==> flow/design.v <==
`timescale 1ns / 1ps
module CAN_TX(
        input wire clk,
        input wire rst,
        input wire sig,  
        output reg can_tx, output reg rst_n,
        output reg led,
        output reg [14:0] crc_reg,          
        output reg [3:0] dlc,               
        output reg [10:0] id,
        output reg [3:0] current_state,
        output reg [15:0]bit_counter ,
        output reg [63:0] data,
        output reg send_frame, sending_frame,idle      
    );
parameter IDLE = 0, SOF = 1, ID_STATE = 2, RTR = 3, IDE = 4, R0 = 5, DLC_STATE = 6, 
          DATA_STATE = 7, CRC_STATE = 8, DEL1 = 9, ACK_STATE = 10, DEL2 = 11, EOF_STATE = 12;
          parameter DEBOUNCE_MAX = 100000;  
          reg [16:0] debounce_counter;
          reg btn1_stable;
          reg btn1_last;
always @(posedge clk) begin
              if (sig != btn1_last) begin
                  debounce_counter <= DEBOUNCE_MAX;
              end else if (debounce_counter > 0) begin
                  debounce_counter <= debounce_counter - 1;
              end else begin
                  btn1_stable <= sig;
              end
              btn1_last <= sig;  
          end
wire SOF_BIT = 1'b0;
reg [3:0] next_state;
always @(posedge clk)
begin
  if (rst) begin
        rst_n <= 1'b0;
        led <= 1'b0;
        data <= 64'b0;
        id <= 11'b0;
        send_frame <= 1'b0;
        dlc <= 4'b0;
  end
  else if (sig) begin
        rst_n <= 1'b1;
        data <= 64'hAABBCCDDEEFF0001;
        id <= 11'b10000000001;
        send_frame <= 1'b1;
         led <= 1'b1;
        dlc[3:0] <=4'b1000;
    end        
    else begin
        rst_n <= 1'b0;
         led <= 1'b0;
        data <= 64'b0;  
        send_frame <= 1'b0;
     end   
end 
always @ (posedge clk) begin: STATE_MEMORY
    if (rst)
        current_state <= IDLE;
    else if (!send_frame)
        current_state <= IDLE;
    else if (send_frame)
        current_state <= next_state;
end	
always @(*) 
begin: NEXT_STATE_LOGIC
    case (current_state)
        IDLE: 
                next_state = SOF;
        SOF: 
            if (send_frame && !idle)
                next_state = ID_STATE;
            else 
                next_state = SOF;
        ID_STATE: 
            if (sending_frame && bit_counter == 11)begin 
                next_state = RTR; 
                end
            else 
                next_state = ID_STATE;
        RTR: 
            if (sending_frame) 
                next_state = IDE; 
            else 
                next_state = RTR;
        IDE: 
            if (sending_frame) 
                next_state = R0; 
            else 
                next_state = IDE;
        R0:
            if (sending_frame) 
                next_state = DLC_STATE; 
            else 
                next_state = R0;
        DLC_STATE: 
            if (sending_frame && bit_counter == 4) 
                next_state = DATA_STATE; 
            else 
                next_state = DLC_STATE;
        DATA_STATE: 
            if (sending_frame && bit_counter == (dlc * 8)) 
                next_state = CRC_STATE; 
            else 
                next_state = DATA_STATE;
        CRC_STATE: 
            if (sending_frame && bit_counter == 15) 
                next_state = DEL1; 
            else 
                next_state = CRC_STATE;
        DEL1:
            if (sending_frame) 
                next_state = ACK_STATE; 
            else 
                next_state = DEL1;        
        ACK_STATE: 
            if (sending_frame) 
                next_state = DEL2; 
            else 
                next_state = ACK_STATE;
        DEL2:
            if (sending_frame) 
                next_state = EOF_STATE; 
            else 
                next_state = DEL2;
        EOF_STATE: 
            if (sending_frame && bit_counter == 6) begin
                next_state = IDLE; 
                end
            else 
                next_state = EOF_STATE;
        default: 
            next_state = IDLE;
    endcase
end	
always @ (posedge clk) 
begin: OUTPUT_LOGIC
    if (rst) begin
        can_tx <= 1'b1;
        sending_frame <= 1'b0;
        bit_counter <= 0;
        crc_reg <= 15'b0;
        idle <= 1'b1;
    end else if (!rst_n) begin
        can_tx <= 1'b1;          
        sending_frame <= 1'b0;
        bit_counter <= 0;
        crc_reg <= 15'b0;
    end else begin
        case (current_state)
            IDLE: 
                if (send_frame && !sending_frame && idle) begin
                    sending_frame <= 1'b1;
                    idle<=1'b0;
                    can_tx <= SOF_BIT;    
                     end else begin
                        can_tx <= 1'b1;        
                end
            SOF: begin 
               can_tx <= id[10 - bit_counter];
               bit_counter <= bit_counter + 1;
            end
            ID_STATE: 
              begin
                can_tx <= id[10 - bit_counter];   
                bit_counter <= bit_counter + 1;
                if (bit_counter == 11) begin
                    can_tx <= 1'b0;
                    bit_counter <= 0;
                end        
              end
            RTR: 
              begin
                    can_tx <= 1'b0;
            end
            IDE: 
            begin
                can_tx <= 1'b0;   
            end
            R0:
              begin
                can_tx <= dlc[3 - bit_counter];
                 bit_counter <= bit_counter + 1;
            end
            DLC_STATE:
               begin
                can_tx <= dlc[3 - bit_counter];   
                bit_counter <= bit_counter + 1;
                if (bit_counter == 4) begin
                    bit_counter <= 1;
                    can_tx <= data[63];
                end  
            end
            DATA_STATE:  
              begin
                can_tx <= (bit_counter <= 63) ? data[63-bit_counter] : 1'b0;   
                bit_counter <= bit_counter + 1;
                if (bit_counter == (dlc * 8))
                    bit_counter <= 0;
            end
            CRC_STATE: 
            begin
                bit_counter <= bit_counter + 1;
                if (bit_counter == 15)
                    bit_counter <= 0;
            end
            DEL1:  
             begin
                can_tx <= 1'b1; 
            end
            ACK_STATE: 
                can_tx <= 1'b1;   
            DEL2:
            begin
                can_tx <= 1'b1;  
            end
            EOF_STATE:  
            begin
                can_tx <= 1'b1;   
                bit_counter <= bit_counter + 1;
                if (bit_counter == 6) begin
                    bit_counter <= 0;
                    sending_frame <= 0;
                    idle <=1'b1;
                end
            end
            default:
            can_tx <=1;
        endcase
  end  
end
function [14:0] nextCRC;
    input new_bit;
    input [14:0] crc_in;
    begin
        nextCRC[14] = crc_in[13] ^ new_bit;
        nextCRC[13] = crc_in[12] ^ crc_in[14] ^ new_bit;
        nextCRC[12] = crc_in[11];
        nextCRC[11] = crc_in[10] ^ crc_in[14] ^ new_bit;
        nextCRC[10] = crc_in[9];
        nextCRC[9]  = crc_in[8]  ^ crc_in[14] ^ new_bit;
        nextCRC[8]  = crc_in[7];
        nextCRC[7]  = crc_in[6];
        nextCRC[6]  = crc_in[5]  ^ crc_in[14] ^ new_bit;
        nextCRC[5]  = crc_in[4];
        nextCRC[4]  = crc_in[3]  ^ crc_in[14] ^ new_bit;
        nextCRC[3]  = crc_in[2];
        nextCRC[2]  = crc_in[1];
        nextCRC[1]  = crc_in[0]  ^ crc_in[14] ^ new_bit;
        nextCRC[0]  = new_bit;
    end
endfunction
endmodule
`timescale 1ns / 1ps
module CAN_RX (
    input wire clk,
    input wire rst,
    input wire can_rx_buf, 
    output reg SOF_detected,
    output reg receiving_frame,
    output reg can_rx,
    output reg [10:0] id_rx,     
    output reg [3:0] dlc_rx,     
    output reg [63:0] crc_rx,
    output reg [63:0] data_rx,   
    output reg [3:0] current_state,
    output reg [31:0] state_ascii,
    output reg red,
    output reg green,
    output reg blue,
    output reg debug_led,
    output reg [15:0]bit_counter, 
    output reg frame_valid  
);
    reg [14:0] crc_reg;
    reg rtr;
    reg r0;
    reg sof;
    reg [4:0] next_state;
    reg rst_n;
    parameter IDLE = 0, SOF = 1, ID_STATE = 2, RTR = 3, IDE = 4, R0 = 5, DLC_STATE = 6, 
              DATA_STATE = 7, CRC_STATE = 8, DEL1 = 9, ACK_STATE = 10, DEL2=11, EOF_STATE = 12;
    reg [3:0] data_length;
always @(*) begin
        case (current_state)
            IDLE:       state_ascii = "IDLE";  
            SOF:        state_ascii = "SOF ";  
            ID_STATE:   state_ascii = "ID  ";  
            RTR:        state_ascii = "RTR ";  
            IDE:        state_ascii = "IDE ";  
            R0:         state_ascii = "R0  ";  
            DLC_STATE:  state_ascii = "DLC ";  
            DATA_STATE: state_ascii = "DATA";  
            CRC_STATE:  state_ascii = "CRC ";  
            DEL1:       state_ascii = "DEL1";  
            ACK_STATE:  state_ascii = "ACK ";  
            DEL2:       state_ascii = "DEL2";  
            EOF_STATE:  state_ascii = "EOF ";  
            default:    state_ascii = "UNK ";  
        endcase
    end
always @(posedge clk)
begin   
    if (rst) begin
    SOF_detected <= 0;
    receiving_frame <= 0;
    end
    else begin
    if (current_state == IDLE && !can_rx && !SOF_detected)begin
    SOF_detected <=1;
    receiving_frame <= 1'b1;
    end
    else begin
    if (current_state != IDLE && SOF_detected)
    SOF_detected <=1;
    end
    if (current_state == EOF_STATE && bit_counter==6 && SOF_detected)
    SOF_detected <=0;
    end
end    
always @(posedge clk)
begin   
    if (rst) begin
        current_state <= IDLE;
    end
    else if (receiving_frame) begin       
        current_state <= next_state;
    end        
    else begin
        current_state <= IDLE;
     end
end      
    always @(*) begin
        can_rx = can_rx_buf; 
    end
    always @(*)
    begin: NEXT_STATE_LOGIC
        case (current_state)
            IDLE: 
                if (SOF_detected)
                    next_state = ID_STATE; 
                else 
                    next_state = IDLE;
            SOF: 
                if (bit_counter == 1) 
                    next_state = ID_STATE; 
                else 
                    next_state = SOF;
            ID_STATE: 
                if (frame_valid && bit_counter == 10) 
                    next_state = RTR; 
                else 
                    next_state = ID_STATE;
            RTR: 
                if (frame_valid)
                    next_state = IDE; 
                else 
                    next_state = RTR;
            IDE: 
                if (frame_valid) 
                    next_state = R0; 
                else 
                    next_state = IDE;
            R0:
                if (frame_valid) 
                    next_state = DLC_STATE; 
                else 
                    next_state = R0;
            DLC_STATE: 
                if (frame_valid && bit_counter == 3) 
                    next_state = DATA_STATE; 
                else 
                    next_state = DLC_STATE;
            DATA_STATE: 
                if (frame_valid && bit_counter == (data_length * 8)) 
                    next_state = CRC_STATE; 
                else 
                    next_state = DATA_STATE;
            CRC_STATE: 
                if (frame_valid && bit_counter == 14) 
                    next_state = DEL1; 
                else 
                    next_state = CRC_STATE;
            DEL1: 
                if (frame_valid) 
                    next_state = ACK_STATE; 
                else 
                    next_state = DEL1;        
            ACK_STATE: 
                if (frame_valid)
                    next_state = DEL2; 
                else 
                    next_state = ACK_STATE;
            DEL2: 
                if (frame_valid) 
                    next_state = EOF_STATE; 
                else 
                    next_state = DEL2;        
            EOF_STATE: 
                if (frame_valid && bit_counter == 6) 
                    next_state = IDLE; 
                else 
                    next_state = EOF_STATE;
            default: 
                next_state = IDLE;
        endcase 
    end	
always @(posedge clk)
begin
  if (rst) begin
    frame_valid <= 1'b0;
    debug_led <= 1'b0;
    id_rx <= 11'b0;
    dlc_rx <= 4'b0;
    data_rx <= 64'b0;
    crc_rx <= 64'b0;
    bit_counter <= 0;
    red <= 1'b0;
    green <= 1'b0;
    blue <= 1'b0;
    data_length = 4'b0;
  end
  else
  case (current_state)
  IDLE: begin
             if (receiving_frame && !frame_valid) begin
                 frame_valid <= 1'b1;
                 debug_led <= 1'b0;
                 id_rx[10 - bit_counter] <= can_rx;   
                 bit_counter <= bit_counter + 1;
                end else begin
                end 
                end
  SOF: begin
                            red <= 1'b1;
                            green <= 1'b0; 
                            blue <= 1'b1;  
                   id_rx[10 - bit_counter] <= can_rx;          
                   bit_counter <= bit_counter + 1;  
                end
  ID_STATE:  begin
                    id_rx[10 - bit_counter] <= can_rx;
                    bit_counter <= bit_counter + 1;
                    if (bit_counter == 10) begin
                        bit_counter <= 0;
                    end
                end
   RTR:   begin
                end
                IDE:   begin                           
                end
                R0:   begin                        
                end
  DLC_STATE: begin 
                    case (bit_counter)
                        0: dlc_rx[3] <= can_rx;   
                        1: dlc_rx[2] <= can_rx;
                        2: dlc_rx[1] <= can_rx;
                        3: dlc_rx[0] <= can_rx;   
                    endcase
                    bit_counter <= bit_counter + 1;
                    if (bit_counter == 3) begin
                        bit_counter <= 1;
                        red <= 1'b1;
                         green <= 1'b1; 
                         blue <= 1'b0;  
                    end
                end
                DATA_STATE:  begin
                    case (dlc_rx)
                                    4'b0000: data_length = 0;        
                                    4'b0001: data_length = 1;        
                                    4'b0010: data_length = 2;       
                                    4'b0011: data_length = 3;       
                                    4'b0100: data_length = 4;       
                                    4'b0101: data_length = 5;       
                                    4'b0110: data_length = 6;       
                                    4'b0111: data_length = 7;       
                                    4'b1000: data_length = 8;       
                           default: data_length = 0;     
                     endcase
                    if (((data_length*8))-bit_counter <= 63)
                    data_rx[((data_length*8))-bit_counter] <= can_rx;
                    bit_counter <= bit_counter + 1;
                    if (bit_counter == (data_length * 8) ) begin
                        bit_counter <= 0;
                        red <= 1'b1;
                            green <= 1'b0; 
                            blue <= 1'b0;  
                    end
                end
                CRC_STATE:  begin
                    crc_rx[bit_counter] <= can_rx;
                    bit_counter <= bit_counter + 1;
                    if (bit_counter == 14) begin
                        bit_counter <= 0;
                    end
                end
                DEL1:  begin
                end
                ACK_STATE:   begin
                end
                DEL2:  begin
                   red <= 1'b1;
                   green <= 1'b0; 
                   blue <= 1'b0;  
                end
                EOF_STATE:  begin
                    if (can_rx == 1'b1)    
                    bit_counter <= bit_counter + 1;
                    if (bit_counter == 4) begin
                        id_rx <= 11'b00000000000;
                        dlc_rx <= 4'b0000;
                    end      
                    if (bit_counter == 6) begin
                        bit_counter <= 0;
                        frame_valid <= 1'b0;   
                        debug_led <= 1'b1;
                        red <= 1'b0;
                        green <= 1'b1; 
                        blue <= 1'b1;
                    end
   end
   endcase                 
end   
endmodule
module can_node (
    input  wire        clk,
    input  wire        rst,
    input  wire        tx_sig,
    output wire        tx_can_tx,
    output wire        tx_rst_n,
    output wire        tx_led,
    output wire [14:0] tx_crc_reg,
    output wire [3:0]  tx_dlc,
    output wire [10:0] tx_id,
    output wire [3:0]  tx_current_state,
    output wire [15:0] tx_bit_counter,
    output wire [63:0] tx_data,
    output wire        tx_send_frame,
    output wire        tx_sending_frame,
    output wire        tx_idle,
    input  wire        rx_can_rx_buf,
    output wire        rx_SOF_detected,
    output wire        rx_receiving_frame,
    output wire        rx_can_rx,
    output wire [10:0] rx_id_rx,
    output wire [3:0]  rx_dlc_rx,
    output wire [63:0] rx_crc_rx,
    output wire [63:0] rx_data_rx,
    output wire [3:0]  rx_current_state,
    output wire [31:0] rx_state_ascii,
    output wire        rx_red,
    output wire        rx_green,
    output wire        rx_blue,
    output wire        rx_debug_led,
    output wire [15:0] rx_bit_counter,
    output wire        rx_frame_valid
);
    CAN_TX u_tx (
        .clk(clk), .rst(rst), .sig(tx_sig),
        .can_tx(tx_can_tx), .rst_n(tx_rst_n), .led(tx_led),
        .crc_reg(tx_crc_reg), .dlc(tx_dlc), .id(tx_id),
        .current_state(tx_current_state), .bit_counter(tx_bit_counter),
        .data(tx_data), .send_frame(tx_send_frame),
        .sending_frame(tx_sending_frame), .idle(tx_idle)
    );
    CAN_RX u_rx (
        .clk(clk), .rst(rst), .can_rx_buf(rx_can_rx_buf),
        .SOF_detected(rx_SOF_detected), .receiving_frame(rx_receiving_frame),
        .can_rx(rx_can_rx), .id_rx(rx_id_rx), .dlc_rx(rx_dlc_rx),
        .crc_rx(rx_crc_rx), .data_rx(rx_data_rx),
        .current_state(rx_current_state), .state_ascii(rx_state_ascii),
        .red(rx_red), .green(rx_green), .blue(rx_blue),
        .debug_led(rx_debug_led), .bit_counter(rx_bit_counter),
        .frame_valid(rx_frame_valid)
    );
endmodule
# == Tool chain data of can_node ==
# The steps from the RTL of can_node to its reports follow in flow order.
# Lines are those of the file above, counted from 1.
# Operators carry their Yosys type and port widths (W data, S select, Z words).
# Not given: n/a
# design
top,can_node
clk_port,clk
library,sky130hd
corner,tt_025C_1v80

# == Word-level counts ==
# Yosys after proc, flatten, opt, wreduce and memory -nomap, before mapping. Print and check cells are not counted.
# Memory sizes are those after Yosys's memory passes, which may raise the word count (mostly to a power of two), join words into wider ones and drop unused or constant bits.
# classes
n_cmp,2
bitwise,11
mux,84
shift,9
n_reduce_logical,56
add_sub_neg,10
eq_ne,50
# ops
cell,n
$mux W16,12
$and A64 B64 Y64,2
$or A64 B64 Y64,2
$not A64 Y64,2
$pmux W16 S7,1
$pmux W4 S13,2
$pmux W16 S6,1
$neg A32 Y33,2
$shift A1 B17 Y64,1
$shift A1 B17 Y64 const A,1
$shift A1 B33 Y64,1
$shift A1 B33 Y64 const A,1
$eq A16 B3 Y1 const B,4
$eq A16 B4 Y1 const B,4
$shiftx A64 B32 Y1,1
$mux W64,1
$eq A16 B7 Y1,3
$eq A4 B4 Y1 const B,10
$sub A4 B16 Y17 const A,2
$mux W1,34
$shift A1 B33 Y11,1
$shift A1 B33 Y11 const A,1
$pmux W11 S3,1
$add A16 B1 Y16 const B,2
$eq A16 B2 Y1 const B,2
$le A32 B6 Y1 const B,1
$eq A4 B3 Y1 const B,8
$shiftx A4 B32 Y1,1
# Other operator kinds: 38; their cells: 118.
# bits
reg_bits,264
in_bits,4
clocked_rd_ports_x_width,25
mem_count,2
wordCells,250
out_inout_bits,323
mem_bits_ro,464
# mem_list
name,size,word_bits,read_ports,wr,line,source
(name not given),16,25,1,0,287,case (current_state)
(name not given),16,4,1,0,472,case (dlc_rx)

# == Logic depth ==
# Longest topological path by Yosys (ltp), each cell counted once; first at word level (registers and memories cut), then after technology mapping (sequential cells cut; the memories' decode and read muxes count).
# depth
depth_word,9
abc_area,0
mapped_depth,20

# == Mapped cells and area ==
# Yosys stat after the flow's synthesis: flattened, memories mapped to cells. It holds for the ABC_AREA given above (unset counts as 0); a run with the other value may have another netlist.
# types
type,n,area_total_um2
sky130_fd_sc_hd__dfxtp_1,224,4.48E+03
sky130_fd_sc_hd__nand2_1,241,904.618
sky130_fd_sc_hd__buf_4,107,803.27
sky130_fd_sc_hd__a21oi_1,153,765.734
sky130_fd_sc_hd__nand3_1,139,695.667
sky130_fd_sc_hd__nor2_1,163,611.837
sky130_fd_sc_hd__mux2i_1,38,380.365
sky130_fd_sc_hd__xnor2_1,43,376.611
sky130_fd_sc_hd__ha_1,28,350.336
sky130_fd_sc_hd__clkbuf_1,87,326.563
sky130_fd_sc_hd__xor2_1,31,271.51
sky130_fd_sc_hd__nor3_1,53,265.254
sky130_fd_sc_hd__nand2b_1,32,200.192
sky130_fd_sc_hd__nand4_1,30,187.68
sky130_fd_sc_hd__o21ai_0,36,180.173
sky130_fd_sc_hd__o21ai_1,33,165.158
sky130_fd_sc_hd__inv_1,38,142.637
sky130_fd_sc_hd__o41ai_1,15,131.376
# Not listed: further types 72, cells in them 305.
# synth_totals
area_um2,13684.4
sequential_area_um2,4484.3
flip_flops,224
mapped_cells,1796
# By module: a second synthesis without flattening, with its own total; a netlist apart from the flattened one above.
# hier_totals
hier_cells,1735
area_unflattened_um2,13237.7
# Each row is one instance without its submodules.
# modules
mod,mod_area_um2,cells,instances,mod_seq_area_um2
CAN_RX,10645.2,1401,1,3983.8
CAN_TX,2592.5,334,1,500.5
can_node,0.0,0,1,0.0

# == Timing after synthesis ==
# OpenSTA on the mapped netlist: ideal clock, no wires. The path of least setup slack (recovery checks aside). Input and output delay are each 20% of the period. Register names are those of the netlist, which keeps one name where synthesis merged equal registers.
# synth_timing
path_type,register to register
start,register u_rx.bit_counter[0]
end,register u_rx.data_rx[4]
setup_slack_ns,1.943
delay_ns,5.057
period_ns,7.0
n_path_buf,5
driving_pins,21
required_time_ns,6.868
arrival_ns,4.925
synth_period_reached_ns,5.057
# "delay_ns" is the arrival time less input delay plus setup time.
# "driving_pins": output pins that drive a net of the path, with the launching flip-flop's if there is one; two outputs of one cell count as two.
# "synth_period_reached_ns" = period - worst setup slack (recovery checks aside). The figure is calculated, with input and output delays left at 20% of the set period.
# The rows between start and end are the longest chain of elaborated cells between them; the timing report does not say that the signal goes this way. Where chains are equally long, one stands for them.
# A line is the first line of the expression or statement that the cell stems from. Yosys adds cells for indexed reads and writes and turns some case tables into memories.
# At most two assigning lines are given for a register; there are more.
# Where a signal picks the word or bit written, the line may be left out of the assigning lines.
# synth_via
path_cell_list,sky130_fd_sc_hd__dfxtp_1 sky130_fd_sc_hd__clkbuf_1 sky130_fd_sc_hd__clkbuf_1 sky130_fd_sc_hd__inv_1 sky130_fd_sc_hd__ha_1 sky130_fd_sc_hd__nor2b_1 sky130_fd_sc_hd__clkbuf_1 sky130_fd_sc_hd__maj3_2 sky130_fd_sc_hd__xnor2_1 sky130_fd_sc_hd__nand2_1 sky130_fd_sc_hd__or4b_1 sky130_fd_sc_hd__nor3_1 sky130_fd_sc_hd__o211a_1 sky130_fd_sc_hd__ha_1 sky130_fd_sc_hd__nor4bb_1 sky130_fd_sc_hd__a32oi_1 sky130_fd_sc_hd__buf_2 sky130_fd_sc_hd__or4_1 sky130_fd_sc_hd__buf_6 sky130_fd_sc_hd__o21ai_2 sky130_fd_sc_hd__a21oi_1
elab_chain_len,6
cells_between,9
classes_between,add/sub: 2; compare: 1; shift: 2; logic: 3; reduce/logical: 1
# synth_rtl
item,line,source
"start, declared",274,"output reg [15:0]bit_counter,"
"start, assigned",432,bit_counter <= bit_counter + 1;
"start, assigned",441,bit_counter <= bit_counter + 1;
$sub A7 B16 Y17,485,data_rx[((data_length*8))-bit_counter] <= can_rx;
$neg A32 Y33,485,
$shift A1 B33 Y64,485,
$not A64 Y64,485,
$and A64 B64 Y64,485,
$or A64 B64 Y64,485,
"end, assigned",417,data_rx <= 64'b0;
"end, declared",267,"output reg [63:0] data_rx,"

# == Path in the finished layout ==
# Path of least setup slack in the final report of run 2 (OpenROAD, finished layout, wires in). Where an end is a register, its clock arrival counts in the times.
# layout_timing
path_type,register to register
start,register u_rx.bit_counter[5]
end,register u_rx.id_rx[6]
n_path_buf,1
period_ns,4.4
required_time_ns,4.77
driving_pins,15
setup_slack_ns,-0.59
arrival_ns,5.36
# The rows between start and end are the longest chain of elaborated cells between them; the timing report does not say that the signal goes this way. Where chains are equally long, one stands for them.
# At most two assigning lines are given for a register; there are more.
# Where a signal picks the word or bit written, the line may be left out of the assigning lines.
# layout_via
path_cell_list,sky130_fd_sc_hd__dfxtp_2 sky130_fd_sc_hd__buf_4 sky130_fd_sc_hd__nor4_2 sky130_fd_sc_hd__nand3_1 sky130_fd_sc_hd__nor3_1 sky130_fd_sc_hd__o221a_4 sky130_fd_sc_hd__and3_1 sky130_fd_sc_hd__ha_1 sky130_fd_sc_hd__or3b_1 sky130_fd_sc_hd__o32ai_2 sky130_fd_sc_hd__o21ai_1 sky130_fd_sc_hd__or3_1 sky130_fd_sc_hd__or2_1 sky130_fd_sc_hd__o211ai_1 sky130_fd_sc_hd__a21oi_1
elab_chain_len,8
cells_between,13
classes_between,add/sub: 2; eq/ne: 2; shift: 2; mux: 3; logic: 3; reduce/logical: 1
# layout_rtl
item,line,source
"start, declared",274,"output reg [15:0]bit_counter,"
"start, assigned",432,bit_counter <= bit_counter + 1;
"start, assigned",441,bit_counter <= bit_counter + 1;
$sub A4 B16 Y17,431,id_rx[10 - bit_counter] <= can_rx;
$neg A32 Y33,431,
$shift A1 B33 Y11,431,
$not A11 Y11,431,
$and A11 B11 Y11,431,
$or A11 B11 Y11,431,
$mux W11,428,if (receiving_frame && !frame_valid) begin
$pmux W11 S3,426,case (current_state)
"end, assigned",415,id_rx <= 11'b0;
"end, assigned",514,id_rx <= 11'b00000000000;
"end, declared",264,"output reg [10:0] id_rx,"

# Below are 6 stored runs of the flow (Yosys, OpenROAD; platform sky130hd) on can_node, each with its settings and what was measured, unordered. Constraints: input delay and output delay 20% of the set period each, output load 0.01 pF.
# "period_less_ws_ns" is the run's clock period less its worst setup slack. It is reckoned from that one timing run; input and output delays stay at 20% of the period that was set.
# By "timing.worst_path_ns" is meant the share of the clock period that the worst setup path is allowed (20% is reserved at inputs, 20% at outputs), minus its slack. Clock arrival times at its registers enter into it.
# "power_uw" is the tool's figure for a default switching activity; nothing was simulated.
# Settings: n/a = not set for that run.
# Results: n/a = not shown.
name,run 1,run 2,run 3,run 4,run 5,run 6
CAP_MARGIN,35,20,20,20,20,35
CELL_PAD_IN_SITES_DETAIL_PLACEMENT,2,n/a,0,n/a,n/a,n/a
CELL_PAD_IN_SITES_GLOBAL_PLACEMENT,1,n/a,n/a,1,2,1
CORE_MARGIN,4,9,2,2,8,2
CORE_UTILIZATION,61,64,37,17,34,42
PLACE_DENSITY,0.36,0.49,0.83,0.37,n/a,n/a
TNS_END_PERCENT,55,n/a,25,15,n/a,n/a
period_ns,10.1,4.4,7.75,3.27,3.36,7.87
SLEW_MARGIN,20,20,5,40,5,20
ABC_AREA,n/a,0,n/a,n/a,1,1
CORE_ASPECT_RATIO,n/a,1.13,1.06,n/a,n/a,0.54
CTS_CLUSTER_DIAMETER,n/a,182,n/a,291,n/a,n/a
SETUP_SLACK_MARGIN,n/a,0.89,n/a,0.07,n/a,n/a
MAX_ROUTING_LAYER,n/a,n/a,met4,met4,met5,met5
MIN_ROUTING_LAYER,n/a,n/a,met2,n/a,n/a,met2
CTS_CLUSTER_SIZE,n/a,n/a,n/a,91,46,93
GPL_ROUTABILITY_DRIVEN,n/a,n/a,n/a,1,0,1
GPL_TIMING_DRIVEN,n/a,n/a,n/a,n/a,0,n/a
timing.setup.ws_ns,n/a,-0.586,2.017,-0.927,-0.499,2.424
final_cell_area_um2,n/a,18285.0,16975.0,20322.0,21753.4,18307.6
timing.setup.tns_ns,n/a,-9.733,0.000,-58.344,-26.795,0.000
design_die_area_um2,n/a,26979.5,38539.6,82782.8,50963.1,37212.4
utilization_frac,n/a,0.876,0.465,0.254,0.496,0.525
period_less_ws_ns,n/a,4.986,5.733,4.197,3.859,5.446
timing.hold.ws_ns,n/a,0.455,0.455,0.472,0.443,0.444
yosys_chip_area_um2,n/a,13684.4,13684.4,13684.4,14958.1,14958.1
timing.worst_path_ns,n/a,4.99,5.73,4.20,3.86,5.45
worstPathKind,n/a,register to register,register to register,register to register,register to register,register to register
power_uw,n/a,5556,3055,6170,10604,4052
# Run 1: unfinished; error GPL-0301 in placement
